==> flow/design.v <==
module riscv_pipe (
	input  wire        CLK,
	input  wire        RSTn,
	output wire [11:0] I_MEM_ADDR,
	input  wire [31:0] I_MEM_DI,
	output wire [11:0] D_MEM_ADDR,
	output wire [31:0] D_MEM_DOUT,
	input  wire [31:0] D_MEM_DI,
	output wire        D_MEM_WEN,
	output wire        RF_WE,
	output wire [4:0]  RF_WA,
	output wire [31:0] RF_WD,
	output wire        HALT
);
	wire [4:0]  ra1, ra2;
	wire [31:0] rd1, rd2;
	RISCV_TOP core (
		.CLK         (CLK),
		.RSTn        (RSTn),
		.I_MEM_CSN   (),
		.I_MEM_DI    (I_MEM_DI),
		.I_MEM_ADDR  (I_MEM_ADDR),
		.D_MEM_CSN   (),
		.D_MEM_DI    (D_MEM_DI),
		.D_MEM_DOUT  (D_MEM_DOUT),
		.D_MEM_ADDR  (D_MEM_ADDR),
		.D_MEM_WEN   (D_MEM_WEN),
		.D_MEM_BE    (),
		.RF_WE       (RF_WE),
		.RF_RA1      (ra1),
		.RF_RA2      (ra2),
		.RF_WA1      (RF_WA),
		.RF_RD1      (rd1),
		.RF_RD2      (rd2),
		.RF_WD       (RF_WD),
		.HALT        (HALT),
		.OUTPUT_PORT ()
	);
	REG_FILE #(
		.DWIDTH (32),
		.MDEPTH (32),
		.AWIDTH (5)
	) rf (
		.CLK  (CLK),
		.WE   (RF_WE),
		.RSTn (RSTn),
		.RA1  (ra1),
		.RA2  (ra2),
		.WA   (RF_WA),
		.WD   (RF_WD),
		.RD1  (rd1),
		.RD2  (rd2)
	);
endmodule
module RISCV_TOP (
	input wire CLK,
	input wire RSTn,
	output wire I_MEM_CSN,
	input wire [31:0] I_MEM_DI, 
	output reg [11:0] I_MEM_ADDR, 
	output wire D_MEM_CSN,
	input wire [31:0] D_MEM_DI,
	output wire [31:0] D_MEM_DOUT,
	output wire [11:0] D_MEM_ADDR, 
	output wire D_MEM_WEN,
	output wire [3:0] D_MEM_BE,
	output wire RF_WE,
	output wire [4:0] RF_RA1,
	output wire [4:0] RF_RA2,
	output wire [4:0] RF_WA1,
	input wire [31:0] RF_RD1,
	input wire [31:0] RF_RD2,
	output wire [31:0] RF_WD,
	output wire HALT,                    
	output wire [31:0] OUTPUT_PORT       
	);
	assign OUTPUT_PORT = RF_WD;
	reg [11:0] pc;
	reg [11:0] pc1;
	reg [11:0] pc2;
	wire [11:0] Added_pc;
	reg [11:0] Added_pc1;
	reg [11:0] Added_pc2;
	reg [31:0] Added_pc3;
	reg [11:0] nxt_pc;
	reg [31:0] inst;	
	reg [4:0] rd1;
	reg [4:0] rd2;
	reg [4:0] rd3;
	reg [31:0] immed;
	reg [11:0] immed1;	
	reg [31:0] A;
	reg [31:0] B;
	reg [31:0] rt1;
	reg [31:0] rt2;
	reg [31:0] result;
	reg [31:0] ALUOut;
	reg [31:0] preMEMOut;
	reg [31:0] MEMOut;
	reg [1:0] PCSrc;
	reg RegWrite1;
	reg RegWrite2;
	reg RegWrite; 
	reg [2:0] ASrc;
	reg [2:0] BSrc;
	reg [1:0] rtSrc;
	reg [3:0] ALUOP;
	reg [1:0] MEMOutSrc1;
	reg [1:0] MEMOutSrc;
	reg JAL;
	reg JAL1;
	reg JALR;
	reg JALR1;
	reg Branch;
	reg MEMWrite1;
	reg MEMWrite;
	reg LW;
	reg Stall;
	reg Finish;
	reg NOP1;
	reg NOP2;
	reg NOP3;
	reg NOP;
	assign HALT = ((inst == 32'h00008067) && (Finish == 1'b1))? 1'b1 : 1'b0;
	always @(posedge CLK) begin
		if (RSTn == 1'b0) pc <= 12'b0;
		else if (Stall == 1'b1) pc <= pc;
		else pc <= nxt_pc;
	end
	always @(posedge CLK) begin
		if (Stall == 1'b1) pc1 <= pc1;
		else pc1 <= pc;
	end
	always @(posedge CLK) begin
		pc2 <= pc1;
	end
	always @(posedge CLK) begin
		immed1 <= immed[11:0];
	end
	assign Added_pc = pc + 4;
	always @(posedge CLK) begin
		if (Stall == 1'b1) Added_pc1 <= Added_pc1;
		else Added_pc1 <= Added_pc;
	end
	always @(posedge CLK) begin
		Added_pc2 <= Added_pc1;
	end
	always @(posedge CLK) begin
		Added_pc3 <= {{21{Added_pc2[11]}},Added_pc2[10:0]};
	end
	always @(*) begin
		if ((JAL1 == 1'b1) || ((Branch == 1'b1) && (result[0] == 1'b1))) PCSrc = 2'b01;
		else if (JALR1 == 1'b1) PCSrc = 2'b10;
		else PCSrc = 2'b00;
	end
	always @(*) begin
		case (PCSrc)
			2'b01: nxt_pc = pc2 + immed1;
			2'b10: nxt_pc = result[11:0];
			default: nxt_pc = Added_pc;
		endcase
	end
	always @(*) I_MEM_ADDR = pc;
	assign I_MEM_CSN = ~RSTn;
	always @(posedge CLK) begin
		if (RSTn == 1'b0) begin
			inst <= 32'h00000013;
			NOP1 <= 1'b1;
		end
		else if ((JAL == 1'b1) || (JALR == 1'b1) || (JAL1 == 1'b1) || (JALR1 == 1'b1) || ((Branch == 1'b1) && (result[0] == 1'b1))) begin
			inst <= 32'h00000013;
			NOP1 <= 1'b1;
		end
		else if (Stall == 1'b1) begin
			inst <= inst;
			NOP1 <= NOP1;
		end
		else begin
			inst <= I_MEM_DI;
			NOP1 <= 1'b0;
		end
	end
	assign RF_RA1 = inst[19:15];
	assign RF_RA2 = inst[24:20];
	always @(posedge CLK) begin
		rd1 <= inst[11:7];
	end
	always @(posedge CLK) begin
		rd2 <= rd1;
	end
	always @(posedge CLK) begin
		rd3 <= rd2;
	end
	assign RF_WA1 = rd3;
	assign RF_WD = MEMOut;
	always @(*) begin
		if (((inst[6:0] == 7'b0010011) && (inst[14:12] != 3'b101) && (inst[14:12] != 3'b001)) || (inst[6:0] == 7'b0000011) || (inst[6:0] == 7'b1100111)) 
			immed = {{21{inst[31]}},inst[30:20]};
		else if (inst[6:0] == 7'b1100011) 
			immed = {{20{inst[31]}},inst[7],inst[30:25],inst[11:8],1'b0};
		else if (inst[6:0] == 7'b0100011) 
			immed = {{21{inst[31]}},inst[30:25],inst[11:8],inst[7]};
		else if (inst[6:0] == 7'b1101111) 
			immed = {{12{inst[31]}},inst[19:12],inst[20],inst[30:21],1'b0};
		else if ((inst[6:0] == 7'b0010011) && ((inst[14:12] == 3'b101) || (inst[14:12] == 3'b001))) 
			immed = {{28{inst[24]}},inst[23:20]};
		else 
			immed = {32{1'b0}};
	end
	assign RF_WE = RegWrite;
	always @(posedge CLK) begin
		if (RSTn == 1'b0) RegWrite2 <= 1'b0;
		else RegWrite2 <= RegWrite1;
	end
	always @(posedge CLK) begin
		if (RSTn == 1'b0) RegWrite <= 1'b0;
		else RegWrite <= RegWrite2;
	end
	always @(posedge CLK) begin
		if (RSTn == 1'b0) RegWrite1 <= 1'b0;
		else if ((inst[6:0] == 7'b1100011) || (inst[6:0] == 7'b0100011) || ((Branch == 1'b1) && (result[0] == 1'b1)) || (Stall == 1'b1)) RegWrite1 <= 1'b0;
		else RegWrite1 <= 1'b1;
	end
	always @(*) begin
		if (inst[6:0] == 7'b1100111) JALR = 1'b1;
		else JALR = 1'b0;
	end
	always @(posedge CLK) begin
		if ((RSTn == 1'b0) || ((Branch == 1'b1) && (result[0] == 1'b1)) || (Stall == 1'b1)) JALR1 <=1'b0;
		else JALR1 <= JALR;
	end
	always @(*) begin
		if (inst[6:0] == 7'b1101111) JAL = 1'b1;
		else JAL = 1'b0;
	end
	always @(posedge CLK) begin
		if ((RSTn == 1'b0) || ((Branch == 1'b1) && (result[0] == 1'b1)) || (Stall == 1'b1)) JAL1 <=1'b0;
		else JAL1 <= JAL;
	end
	always @(posedge CLK) begin
		if ((RSTn == 1'b1) && (inst[6:0] == 7'b1100011) && ((Branch == 1'b0) || (result[0] == 1'b0)) && (Stall == 1'b0)) Branch <= 1'b1;
		else Branch <= 1'b0;
	end
	always @(posedge CLK) begin
		if ((RSTn == 1'b1) && (inst[6:0] == 7'b0000011) && ((Branch == 1'b0) || (result[0] == 1'b0)) && (Stall == 1'b0)) LW <= 1'b1;
		else LW <= 1'b0;
	end
	always @(posedge CLK) begin
		if ((RSTn == 1'b1) && (inst == 32'h00c00093) && ((Branch == 1'b0) || (result[0] == 1'b0)) && (Stall == 1'b0)) Finish <= 1'b1;
		else Finish <= 1'b0;
	end
	always @(posedge CLK) begin
		if ((RSTn == 1'b0) || ((Branch == 1'b1) && (result[0] == 1'b1)) || (Stall == 1'b1)) NOP2 <= 1'b1;
		else NOP2 <= NOP1;
	end
	always @(posedge CLK) begin
		NOP3 <= NOP2;
	end
	always @(posedge CLK) begin
		NOP <= NOP3;
	end
	always @(*) begin
		if ((RegWrite1 == 1'b1) && (inst[19:15] == rd1) && (inst[19:15] != 5'b00000) && (inst[6:0] != 7'b1101111) && (LW == 1'b1)) Stall = 1'b1;
		else if ((RegWrite1 == 1'b1) && (inst[24:20] == rd1) && (inst[24:20] != 5'b00000) && ((inst[6:0] == 7'b0100011) || (inst[6:0] == 7'b0110011) || (inst[6:0] == 7'b1100011)) && (LW == 1'b1)) Stall = 1'b1;
		else Stall = 1'b0;
	end
	always @(*) begin
		if ((RegWrite1 == 1'b1) && (inst[19:15] == rd1) && (inst[19:15] != 5'b00000) && (inst[6:0] != 7'b1101111) && (JAL1 != 1'b1) && (JALR1 != 1'b1)) ASrc = 3'b001;
		else if ((RegWrite2 == 1'b1) && (inst[19:15] == rd2) && (inst[19:15] != 5'b00000) && (inst[6:0] != 7'b1101111)) ASrc = 3'b010;
		else if ((RegWrite == 1'b1) && (inst[19:15] == rd3) && (inst[19:15] != 5'b00000) && (inst[6:0] != 7'b1101111)) ASrc = 3'b011;
		else if((RegWrite1 == 1'b1) && (inst[19:15] == rd1) && (inst[19:15] != 5'b00000) && (inst[6:0] != 7'b1101111) && ((JAL1 == 1'b1) || (JALR1 == 1'b1))) ASrc = 3'b100;
		else ASrc = 3'b000;
	end
	always @(*) begin
		if ((RegWrite1 == 1'b1) && (inst[24:20] == rd1) && (inst[24:20] != 5'b00000) && ((inst[6:0] == 7'b0110011) || (inst[6:0] == 7'b1100011)) && (JAL1 != 1'b1) && (JALR1 != 1'b1)) BSrc = 3'b010;
		else if ((RegWrite2 == 1'b1) && (inst[24:20] == rd2) && (inst[24:20] != 5'b00000) && ((inst[6:0] == 7'b0110011) || (inst[6:0] == 7'b1100011))) BSrc = 3'b011;
		else if ((RegWrite == 1'b1) && (inst[24:20] == rd3) && (inst[24:20] != 5'b00000) && ((inst[6:0] == 7'b0110011) || (inst[6:0] == 7'b1100011))) BSrc = 3'b100;
		else if ((RegWrite1 == 1'b1) && (inst[24:20] == rd1) && (inst[24:20] != 5'b00000) && ((inst[6:0] == 7'b0110011) || (inst[6:0] == 7'b1100011)) && ((JAL1 == 1'b1) || (JALR1 == 1'b1))) BSrc = 3'b101;
		else if ((inst[6:0] == 7'b0110011) || (inst[6:0] == 7'b1100011)) BSrc = 3'b000;
		else BSrc = 3'b001;	
	end
	always @(*) begin
		if ((RegWrite1 == 1'b1) && (inst[24:20] == rd1) && (inst[24:20] != 5'b00000)) rtSrc = 2'b01;
		else if ((RegWrite2 == 1'b1) && (inst[24:20] == rd2) && (inst[24:20] != 5'b00000)) rtSrc = 2'b10;
		else if ((RegWrite == 1'b1) && (inst[24:20] == rd3) && (inst[24:20] != 5'b00000)) rtSrc = 2'b11;
		else rtSrc = 2'b00;	
	end
	always @(posedge CLK) begin
		case (ASrc)
			3'b000: A <= RF_RD1;		
			3'b001: A <= result;
			3'b010: A <= preMEMOut;
			3'b011: A <= MEMOut;
			default: A <= Added_pc2;
		endcase
	end
	always @(posedge CLK) begin
		case (BSrc)
			3'b000: B <= RF_RD2;	
			3'b001: B <= immed;		
			3'b010: B <= result;
			3'b011: B <= preMEMOut;
			3'b100: B <= MEMOut;
			default: B <= Added_pc2;
		endcase
	end
	always @(posedge CLK) begin
		case (rtSrc)
			2'b00: rt1 <= RF_RD2;		
			2'b01: rt1 <= result;
			2'b10: rt1 <= preMEMOut;
			default: rt1 <= MEMOut;
		endcase
	end
	always @(posedge CLK) begin
		rt2 <= rt1;
	end
	always @(posedge CLK) begin
		if ((inst[6:0] == 7'b1101111) || (inst[6:0] == 7'b0000011) || (inst[6:0] == 7'b0100011) || ((inst[6:0] == 7'b0110011) && (inst[14:12] == 3'b000) && (inst[30] == 1'b0)) || ((inst[6:0] == 7'b0010011) && (inst[14:12] == 3'b000)))              
			ALUOP <= 4'b0000;
		else if ((inst[6:0] == 7'b0110011) && (inst[14:12] == 3'b000)  && (inst[30] == 1'b1))
			ALUOP <= 4'b0001;
		else if (((inst[6:0] == 7'b0110011) && (inst[14:12] == 3'b111)) || ((inst[6:0] == 7'b0010011) && (inst[14:12] == 3'b111))) 
			ALUOP <= 4'b0010;
		else if (((inst[6:0] == 7'b0110011) && (inst[14:12] == 3'b110)) || ((inst[6:0] == 7'b0010011) && (inst[14:12] == 3'b110))) 
			ALUOP <= 4'b0011;
		else if (((inst[6:0] == 7'b0110011) && (inst[14:12] == 3'b100)) || ((inst[6:0] == 7'b0010011) && (inst[14:12] == 3'b100))) 
			ALUOP <= 4'b0100;
		else if (((inst[6:0] == 7'b0110011) && (inst[14:12] == 3'b010)) || ((inst[6:0] == 7'b0010011) && (inst[14:12] == 3'b010)) || ((inst[6:0] == 7'b1100011) && (inst[14:12] == 3'b100))) 
			ALUOP <= 4'b0101;
		else if (((inst[6:0] == 7'b0110011) && (inst[14:12] == 3'b011)) || ((inst[6:0] == 7'b0010011) && (inst[14:12] == 3'b011)) || ((inst[6:0] == 7'b1100011) && (inst[14:12] == 3'b110))) 
			ALUOP <= 4'b0110;
		else if (((inst[6:0] == 7'b0110011) && (inst[14:12] == 3'b101) && (inst[30] == 1'b1)) || ((inst[6:0] == 7'b0010011) && (inst[14:12] == 3'b101) && (inst[30] == 1'b1)))              
			ALUOP <= 4'b0111;
		else if (((inst[6:0] == 7'b0110011) && (inst[14:12] == 3'b101) && (inst[30] == 1'b0)) || ((inst[6:0] == 7'b0010011) && (inst[14:12] == 3'b101) && (inst[30] == 1'b0)))              
			ALUOP <= 4'b1000;
		else if (((inst[6:0] == 7'b0110011) && (inst[14:12] == 3'b001)) || ((inst[6:0] == 7'b0010011) && (inst[14:12] == 3'b001)))              
			ALUOP <= 4'b1001;
		else if ((inst[6:0] == 7'b1100011) && (inst[14:12] == 3'b000)) 
			ALUOP <= 4'b1010;
		else if ((inst[6:0] == 7'b1100011) && (inst[14:12] == 3'b001)) 
			ALUOP <= 4'b1011;
		else if ((inst[6:0] == 7'b1100011) && (inst[14:12] == 3'b101)) 
			ALUOP <= 4'b1100;
		else if ((inst[6:0] == 7'b1100011) && (inst[14:12] == 3'b111)) 
			ALUOP <= 4'b1101;
		else if (inst[6:0] == 7'b1100111)
			ALUOP <= 4'b1110;
		else 
			ALUOP <= 4'b1111;
	end
	always @(*) begin
		case (ALUOP)
			4'b0000 : result = A + B;
			4'b0001 : result = A - B;
			4'b0010 : result = A & B;
			4'b0011 : result = A | B;
			4'b0100 : result = A ^ B;
			4'b0101 : result = $signed(A) < $signed(B);
			4'b0110 : result = A < B;
			4'b0111 : result = $signed(A) >>> B[4:0];
			4'b1000 : result = A >> B[4:0];
			4'b1001 : result = A << B[4:0];
			4'b1010 : result = A == B;
			4'b1011 : result = A != B;
			4'b1100 : result = $signed(A) >= $signed(B);
			4'b1101 : result = A >= B;
			4'b1110 : result = (A + B) & 32'hfffffffe;
			default : result = 0;
		endcase
	end
	always @(posedge CLK) begin
		ALUOut <= result;
	end
	assign D_MEM_ADDR = ALUOut[11:0];
	assign D_MEM_DOUT = rt2;
	assign D_MEM_CSN = ~RSTn;
	assign D_MEM_WEN = ~MEMWrite;
	assign D_MEM_BE = 4'b1111;
	always @(posedge CLK) begin
		if ((RSTn == 1'b1) && (inst[6:0] == 7'b0100011) && ((Branch == 1'b0) || (result[0] == 1'b0)) && (Stall == 1'b0)) MEMWrite1 <= 1'b1;
		else MEMWrite1 <= 1'b0;
	end
	always @(posedge CLK) begin
		if (RSTn == 1'b0) MEMWrite <= 1'b0;
		else MEMWrite <= MEMWrite1;
	end
	always @(posedge CLK)begin
		if ((inst[6:0] == 7'b1101111) || (inst[6:0] == 7'b1100111)) MEMOutSrc1 <= 2'b10;
		else if (inst[6:0] == 7'b0000011) MEMOutSrc1 <= 2'b01;
		else MEMOutSrc1 <= 2'b00;
	end 
	always @(posedge CLK) begin
		MEMOutSrc <= MEMOutSrc1;
	end
	always @(*) begin
		case (MEMOutSrc)
			2'b00: preMEMOut = ALUOut;		
			2'b01: preMEMOut = D_MEM_DI;
			default: preMEMOut = Added_pc3;
		endcase
	end
	always @(posedge CLK) begin
		MEMOut <= preMEMOut;
	end
endmodule 
module REG_FILE #(
	parameter DWIDTH = 32,
	parameter MDEPTH = 32,
	parameter AWIDTH = 5
)  (
	input wire CLK,
	input wire WE,
	input wire RSTn,
	input wire [AWIDTH-1:0] RA1, RA2, WA,
	input wire [DWIDTH-1:0] WD,
	output wire [DWIDTH-1:0] RD1, RD2
);
	reg [DWIDTH-1:0] RF [MDEPTH-1:0];
	assign RD1 = RF[RA1];
	assign RD2 = RF[RA2];
	always @(posedge CLK)
	begin
		if (~RSTn)
    		begin
			RF[0] <= 32'b0;
			RF[2] <= 32'hF00;
			RF[3] <= 32'h100;
			RF[1] <= 32'b0;
			RF[4] <= 32'b0;
			RF[5] <= 32'b0;
			RF[6] <= 32'b0;
			RF[7] <= 32'b0;
			RF[8] <= 32'b0;
			RF[9] <= 32'b0;
			RF[10] <= 32'b0;
			RF[11] <= 32'b0;
			RF[12] <= 32'b0;
			RF[13] <= 32'b0;
			RF[14] <= 32'b0;
			RF[15] <= 32'b0;
			RF[16] <= 32'b0;
			RF[17] <= 32'b0;
			RF[18] <= 32'b0;
			RF[19] <= 32'b0;
			RF[20] <= 32'b0;
			RF[21] <= 32'b0;
			RF[22] <= 32'b0;
			RF[23] <= 32'b0;
			RF[24] <= 32'b0;
			RF[25] <= 32'b0;
			RF[26] <= 32'b0;
			RF[27] <= 32'b0;
			RF[28] <= 32'b0;
			RF[29] <= 32'b0;
			RF[30] <= 32'b0;
			RF[31] <= 32'b0;
		end
		else if(WE && (WA != {AWIDTH{1'b0}}))
		begin
        		RF[WA] <= WD;
    		end
	end
endmodule
==> reports on riscv_pipe <==
From RTL to reports: riscv_pipe --
Module riscv_pipe before and after one edit of its RTL, step after step. Lines under "before" count in the file above, lines under "after" in the edited file. "difference" is "after" less "before", of the values as shown; "relative change" is that difference over "before", in percent. Operators carry their Yosys type and port widths (W data, S select, Z words). The mark n/a stands for no value.
Set-up: top riscv_pipe, clock port CLK, standard-cell library sky130hd, library corner tt_025C_1v80

The edit --
The edit as a unified diff against the file above. This change comes from a script, not from a designer. The edited design behaves differently; no optimisation was intended.
begin of diff
@@ -15,4 +15,7 @@
 	wire [4:0]  ra1, ra2;
 	wire [31:0] rd1, rd2;
+	wire HALT_m, HALT_s;
+	wire [4:0] ra2_m, ra2_s;
+	wire RF_WE_m, RF_WE_s;
 	RISCV_TOP core (
 		.CLK         (CLK),
@@ -27,14 +30,19 @@
 		.D_MEM_WEN   (D_MEM_WEN),
 		.D_MEM_BE    (),
-		.RF_WE       (RF_WE),
+		.RF_WE       (RF_WE_m),
 		.RF_RA1      (ra1),
-		.RF_RA2      (ra2),
+		.RF_RA2      (ra2_m),
 		.RF_WA1      (RF_WA),
 		.RF_RD1      (rd1),
 		.RF_RD2      (rd2),
 		.RF_WD       (RF_WD),
-		.HALT        (HALT),
+		.HALT        (HALT_m),
 		.OUTPUT_PORT ()
 	);
+	RISCV_TOP core_x (.CLK(CLK), .RSTn(RSTn), .I_MEM_DI(I_MEM_DI), .D_MEM_DI(D_MEM_DI),
+	    .RF_WE(RF_WE_s), .RF_RA2(ra2_s), .RF_RD1(~rd1), .RF_RD2(rd2), .HALT(HALT_s));
+	assign HALT = HALT_m ^ HALT_s;
+	assign ra2 = ra2_m ^ ra2_s;
+	assign RF_WE = RF_WE_m ^ RF_WE_s;
 	REG_FILE #(
 		.DWIDTH (32),
end of diff

Word level --
Yosys after proc, flatten, opt, wreduce and memory -nomap, before mapping. Print and check cells are not counted. Yosys's memory passes give these memory sizes; they may raise the number of words (mostly to a power of two), join words into wider ones and drop unused or constant bits.
Bit counts:
- memories kept | before 1, after 1, difference 0, relative change 0.00%
- cells after elaboration | before 289, after 549, difference +260, relative change +89.97%
- output and inout bits | before 96, after 96, difference 0, relative change 0.00%
- register bits after elaboration | before 341, after 616, difference +275, relative change +80.65%
- bits in writable memories | before 1024, after 1024, difference 0, relative change 0.00%
Operators by class:
- bitwise logic cells | before 11, after 24, difference +13, relative change +118.18%
- reductions and logical operators | before 119, after 232, difference +113, relative change +94.96%
- eq/ne operators | before 53, after 104, difference +51, relative change +96.23%
- muxes and demuxes | before 61, after 104, difference +43, relative change +70.49%
- shift-type cells | before 3, after 6, difference +3, relative change +100.00%
- magnitude comparators | before 4, after 8, difference +4, relative change +100.00%
- add/sub/neg operators | before 4, after 8, difference +4, relative change +100.00%
Operators with widths:
- $logic_and A1 B1 Y1 | before 73, after 142, difference +69, relative change +94.52%
- $logic_or A1 B1 Y1 | before 33, after 66, difference +33, relative change +100.00%
- $mux W1 | before 17, after 30, difference +13, relative change +76.47%
- $mux W3 | before 12, after 24, difference +12, relative change +100.00%
- $eq A4 B4 Y1 const B | before 7, after 14, difference +7, relative change +100.00%
- $not A1 Y1 | before 8, after 14, difference +6, relative change +75.00%
- $eq A3 B2 Y1 const B | before 6, after 12, difference +6, relative change +100.00%
- $eq A5 B5 Y1 | before 6, after 12, difference +6, relative change +100.00%
- $mux W4 | before 6, after 12, difference +6, relative change +100.00%
- $mux W32 | before 7, after 12, difference +5, relative change +71.43%
- $eq A3 B3 Y1 const B | before 5, after 10, difference +5, relative change +100.00%
- $mux W2 | before 7, after 11, difference +4, relative change +57.14%
- $eq A4 B3 Y1 const B | before 4, after 8, difference +4, relative change +100.00%
- $eq A3 B1 Y1 const B | before 3, after 6, difference +3, relative change +100.00%
- $eq A7 B7 Y1 const B | before 3, after 6, difference +3, relative change +100.00%
- $logic_not A3 Y1 | before 3, after 6, difference +3, relative change +100.00%
- $mux W5 | before 6, after 4, difference -2, relative change -33.33%
- $eq A2 B1 Y1 const B | before 3, after 5, difference +2, relative change +66.67%
- $reduce_bool A5 Y1 | before 3, after 5, difference +2, relative change +66.67%
- $eq A4 B2 Y1 const B | before 2, after 4, difference +2, relative change +100.00%
- $eq A7 B6 Y1 const B | before 2, after 4, difference +2, relative change +100.00%
- $ge A32 B32 Y1 | before 2, after 4, difference +2, relative change +100.00%
- $lt A32 B32 Y1 | before 2, after 4, difference +2, relative change +100.00%
- $reduce_or A2 Y1 | before 2, after 4, difference +2, relative change +100.00%
- $xor A1 B1 Y1 | before 0, after 2, difference +2
- $eq A2 B2 Y1 const B | before 2, after 3, difference +1, relative change +50.00%
- $logic_not A2 Y1 | before 2, after 3, difference +1, relative change +50.00%
- $add A12 B12 Y12 | before 1, after 2, difference +1, relative change +100.00%
Not every row of either side is listed.

Logic depth --
Yosys ltp: most cells in a row. Word level: on the elaborated netlist, between registers, memories and ports. Mapped: between sequential cells and ports; inverters and the memories' decode and read muxes count.
Depth:
- word-level depth | before 15, after 15, difference 0, relative change 0.00%
- ABC_AREA | before 0, after 0
- depth in mapped cells | before 19, after 19, difference 0, relative change 0.00%
- depth with buffers taken out | before 14, after 14, difference 0, relative change 0.00%

After synthesis --
Yosys stat after the flow's synthesis: flattened, memories mapped to cells. It holds for the ABC_AREA given above (unset counts as 0); a run with the other value may have another netlist.
Mapped netlist:
- buffers | before 572, after 731, difference +159, relative change +27.80%
- standard cells after synthesis | before 5829, after 8102, difference +2273, relative change +38.99%
- sequential part of the area (mm^2) | before 0.0381366, after 0.0439021, difference +0.0057655, relative change +15.12%
- mapped flip-flops | before 1382, after 1659, difference +277, relative change +20.04%
- chip area (Yosys) (mm^2) | before 0.0762544, after 0.0951062, difference +0.0188518, relative change +24.72%
Cells by type:
- sky130_fd_sc_hd__dfxtp_1 | before 336, after 591, difference +255, relative change +75.89%
- sky130_fd_sc_hd__nand2_1 | before 270, after 501, difference +231, relative change +85.56%
- sky130_fd_sc_hd__nor2_1 | before 303, after 515, difference +212, relative change +69.97%
- sky130_fd_sc_hd__o21ai_0 | before 148, after 309, difference +161, relative change +108.78%
- sky130_fd_sc_hd__inv_1 | before 128, after 281, difference +153, relative change +119.53%
- sky130_fd_sc_hd__a21oi_1 | before 236, after 386, difference +150, relative change +63.56%
- sky130_fd_sc_hd__clkbuf_1 | before 437, after 572, difference +135, relative change +30.89%
- sky130_fd_sc_hd__ha_1 | before 109, after 218, difference +109, relative change +100.00%
- sky130_fd_sc_hd__mux4_2 | before 688, after 773, difference +85, relative change +12.35%
- sky130_fd_sc_hd__nor3_1 | before 50, after 112, difference +62, relative change +124.00%
- sky130_fd_sc_hd__a221oi_1 | before 24, after 81, difference +57, relative change +237.50%
- sky130_fd_sc_hd__o221ai_1 | before 19, after 75, difference +56, relative change +294.74%
- sky130_fd_sc_hd__a22oi_1 | before 21, after 72, difference +51, relative change +242.86%
- sky130_fd_sc_hd__mux2i_1 | before 80, after 127, difference +47, relative change +58.75%
- sky130_fd_sc_hd__a211oi_1 | before 76, after 120, difference +44, relative change +57.89%
- sky130_fd_sc_hd__nand3_1 | before 51, after 91, difference +40, relative change +78.43%
- sky130_fd_sc_hd__xnor2_1 | before 29, after 63, difference +34, relative change +117.24%
- sky130_fd_sc_hd__nor2b_1 | before 38, after 69, difference +31, relative change +81.58%
Not every row of either side is listed. By module: a second synthesis without flattening, with its own total; a netlist apart from the flattened one above.
Second synthesis, totals:
- cells (unflattened synthesis) | before 7287, after 10041, difference +2754, relative change +37.79%
- area (unflattened synthesis) (mm^2) | before 0.0778271, after 0.1009768, difference +0.0231497, relative change +29.75%
Rows give one instance, submodules left out.
By module, before:
- REG_FILE | area 0.0556496 mm^2, times used 1, cells 4610
- RISCV_TOP | area 0.0221775 mm^2, times used 1, cells 2677
- riscv_pipe | area 0 mm^2, times used 1, cells 0
By module, after:
- REG_FILE | area 0.0556496 mm^2, times used 1, cells 4610
- RISCV_TOP | area 0.0225729 mm^2, times used 2, cells 2696
- riscv_pipe | area 0.0001814 mm^2, times used 1, cells 39

Path before layout --
Path of least setup slack by OpenSTA after synthesis, without wires, with an ideal clock, recovery checks aside; 20% of the period is set as input and as output delay. Where synthesis merged equal registers, the netlist keeps one of their names.
Timing path after synthesis:
- path kind | before in2reg, after in2reg
- start | before input RSTn, after input RSTn
- end | before memory rf.RF[30][0], after memory rf.RF[1][0]
- arrival time (ns) | before 4.099, after 4.389, difference +0.290, relative change +7.07%
- path buffers | before 2, after 2, difference 0, relative change 0.00%
- clock period (ns) | before 6.5, after 6.5, difference 0.0, relative change 0.00%
- slack (ns) | before 1.935, after 1.645, difference -0.290
- data required time (ns) | before 6.034, after 6.034, difference 0.000, relative change 0.00%
- stages on the path | before 4, after 6, difference +2, relative change +50.00%
- path delay (ns) | before 3.265, after 3.555, difference +0.290, relative change +8.88%
- period reached after synthesis (ns) | before 4.565, after 4.855, difference +0.290, relative change +6.35%
"path delay" is the arrival time less input delay plus setup time. "stages on the path" counts driving pins, that of a launching flip-flop among them; a cell with two outputs on the path counts twice. "period reached after synthesis" = period - worst setup slack (recovery checks aside). The figure is calculated, with input and output delays left at 20% of the set period. Between the ends stands the longest chain of elaborated cells between them, by number of cells; it is not shown to be the way that was timed. Of several equally long chains one is given. A line is the first line of the expression or statement that the cell stems from. Yosys adds cells for indexed reads and writes and turns some case tables into memories. before: Only ways into the end's enable, where the timed path ends, are counted here.
On the way, after synthesis, before: cell sequence sky130_fd_sc_hd__nand4b_1 > sky130_fd_sc_hd__clkbuf_1 > sky130_fd_sc_hd__clkbuf_1 > sky130_fd_sc_hd__o21ai_0, length of the longest elaborated chain 1
Ends and longest elaborated chain, after synthesis, before:
- from (decl) | line 3 | input wire RSTn,
- $mux W5 | line 424 | if (~RSTn)
- to (decl) | line 419 | reg [DWIDTH-1:0] RF [MDEPTH-1:0];
after: Only ways into the end's enable, where the timed path ends, are counted here.
On the way, after synthesis, after: cell sequence sky130_fd_sc_hd__clkbuf_1 > sky130_fd_sc_hd__nand2_1 > sky130_fd_sc_hd__nor2_1 > sky130_fd_sc_hd__nand3_1 > sky130_fd_sc_hd__clkbuf_1 > sky130_fd_sc_hd__o21ai_0, length of the longest elaborated chain 1
Ends and longest elaborated chain, after synthesis, after:
- from (decl) | line 3 | input wire RSTn,
- $mux W5 | line 432 | if (~RSTn)
- to (decl) | line 427 | reg [DWIDTH-1:0] RF [MDEPTH-1:0];

Path in the finished layout --
Path of least setup slack in the final report of the runs of pair 1 (OpenROAD, finished layout, wires in). Where an end is a register, its clock arrival counts in the times.
Timing path post-layout:
- path kind | before reg2reg, after reg2out
- start | before register core.B[0], after register core_x.inst[5]
- end | before register core.pc[1], after output HALT
- stages on the path | before 13, after 9, difference -4, relative change -30.77%
- arrival time (ns) | before 5.39, after 4.10, difference -1.29, relative change -23.93%
- slack (ns) | before 0.56, after 0.14, difference -0.42
- clock period (ns) | before 5.3, after 5.3, difference 0.0, relative change 0.00%
- path buffers | before 2, after 1, difference -1, relative change -50.00%
- external output delay (ns) | after 1.06
- data required time (ns) | before 5.95, after 4.24, difference -1.71, relative change -28.74%
Between the ends stands the longest chain of elaborated cells between them, by number of cells; it is not shown to be the way that was timed. Of several equally long chains one is given. A register here has more assigning lines than the two given.
On the way, post-layout, before: cell sequence sky130_fd_sc_hd__dfxtp_2 > sky130_fd_sc_hd__buf_4 > sky130_fd_sc_hd__buf_4 > sky130_fd_sc_hd__mux4_1 > sky130_fd_sc_hd__mux2_2 > sky130_fd_sc_hd__and4_1 > sky130_fd_sc_hd__nor4_1 > sky130_fd_sc_hd__nand4b_1 > sky130_fd_sc_hd__a21oi_2 > sky130_fd_sc_hd__a21boi_2 > sky130_fd_sc_hd__or2_1 > sky130_fd_sc_hd__a2111oi_0 > sky130_fd_sc_hd__a311oi_1, length of the longest elaborated chain 7
Ends and longest elaborated chain, post-layout, before:
- from (decl) | line 93 | reg [31:0] B;
- from (assign) | line 300 | 3'b001: B <= immed;
- from (assign) | line 301 | 3'b010: B <= result;
- $ge A32 B32 Y1 | line 367 | 4'b1101 : result = A >= B;
- $pmux W32 S15 | line 353 | case (ALUOP)
- $logic_and A1 B1 Y1 | line 152 | if ((JAL1 == 1'b1) || ((Branch == 1'b1) && (result[0] == 1'b1))) PCSrc = 2'b01;
- $logic_or A1 B1 Y1 | line 152
- $mux W2 | line 152
- $eq A2 B2 Y1 | line 157 | case (PCSrc)
- $pmux W12 S2 | line 157
- to (assign) | line 127 | else if (Stall == 1'b1) pc <= pc;
- to (assign) | line 128 | else pc <= nxt_pc;
- to (decl) | line 78 | reg [11:0] pc;
On the way, post-layout, after: cell sequence sky130_fd_sc_hd__dfxtp_1 > sky130_fd_sc_hd__nor2b_1 > sky130_fd_sc_hd__nand3_1 > sky130_fd_sc_hd__or2_2 > sky130_fd_sc_hd__inv_1 > sky130_fd_sc_hd__nand2_1 > sky130_fd_sc_hd__nor4_1 > sky130_fd_sc_hd__xor2_1 > sky130_fd_sc_hd__clkdlybuf4s50_1, length of the longest elaborated chain 4
Ends and longest elaborated chain, post-layout, after:
- from (decl) | line 94 | reg [31:0] inst;
- from (assign) | line 175 | inst <= 32'h00000013;
- from (assign) | line 183 | inst <= inst;
- $eq A32 B16 Y1 | line 132 | assign HALT = ((inst == 32'h00008067) && (Finish == 1'b1))? 1'b1 : 1'b0;
- $logic_and A1 B1 Y1 | line 132
- $mux W1 | line 132
- $xor A1 B1 Y1 | line 44 | assign HALT = HALT_m ^ HALT_s;
- to (decl) | line 13 | output wire HALT

Measured runs --
Runs of the flow (Yosys, OpenROAD) on both versions; the two runs of a pair have the same settings. The constraints put input and output delay at 20% of the set period each and load the outputs with 0.01 pF.
Flow settings, pair 1: CORE_UTILIZATION 40, period_ns 5.3, CAP_MARGIN 20, CORE_MARGIN 2, SLEW_MARGIN 20
Final reports, pair 1:
- total negative slack on setup checks (ns) | before 0.000, after 0.000, difference 0.000
- utilization of the finished layout (%) | before 45.8, after 45.8, difference 0.0
- worst-case hold slack (ns) | before 0.322, after 0.321, difference -0.001
- die footprint (mm^2) | before 0.194146, after 0.24168, difference +0.047534, relative change +24.48%
- post-synthesis cell area (mm^2) | before 0.0762544, after 0.0951062, difference +0.0188518, relative change +24.72%
- standard-cell area of the final layout (mm^2) | before 0.0869659, after 0.10857, difference +0.0216041, relative change +24.84%
- achieved clock period (ns) | before 4.735, after 5.157, difference +0.422, relative change +8.91%
- power (uW) | before 29778, after 39232, difference +9454, relative change +31.75%
- worst setup slack after layout (ns) | before 0.565, after 0.143, difference -0.422
"achieved clock period" = clock period - worst setup slack. The figure is calculated, with input and output delays left at 20% of the set period. "power" rests on the timing tool's default activity at the inputs, not on a simulated workload.
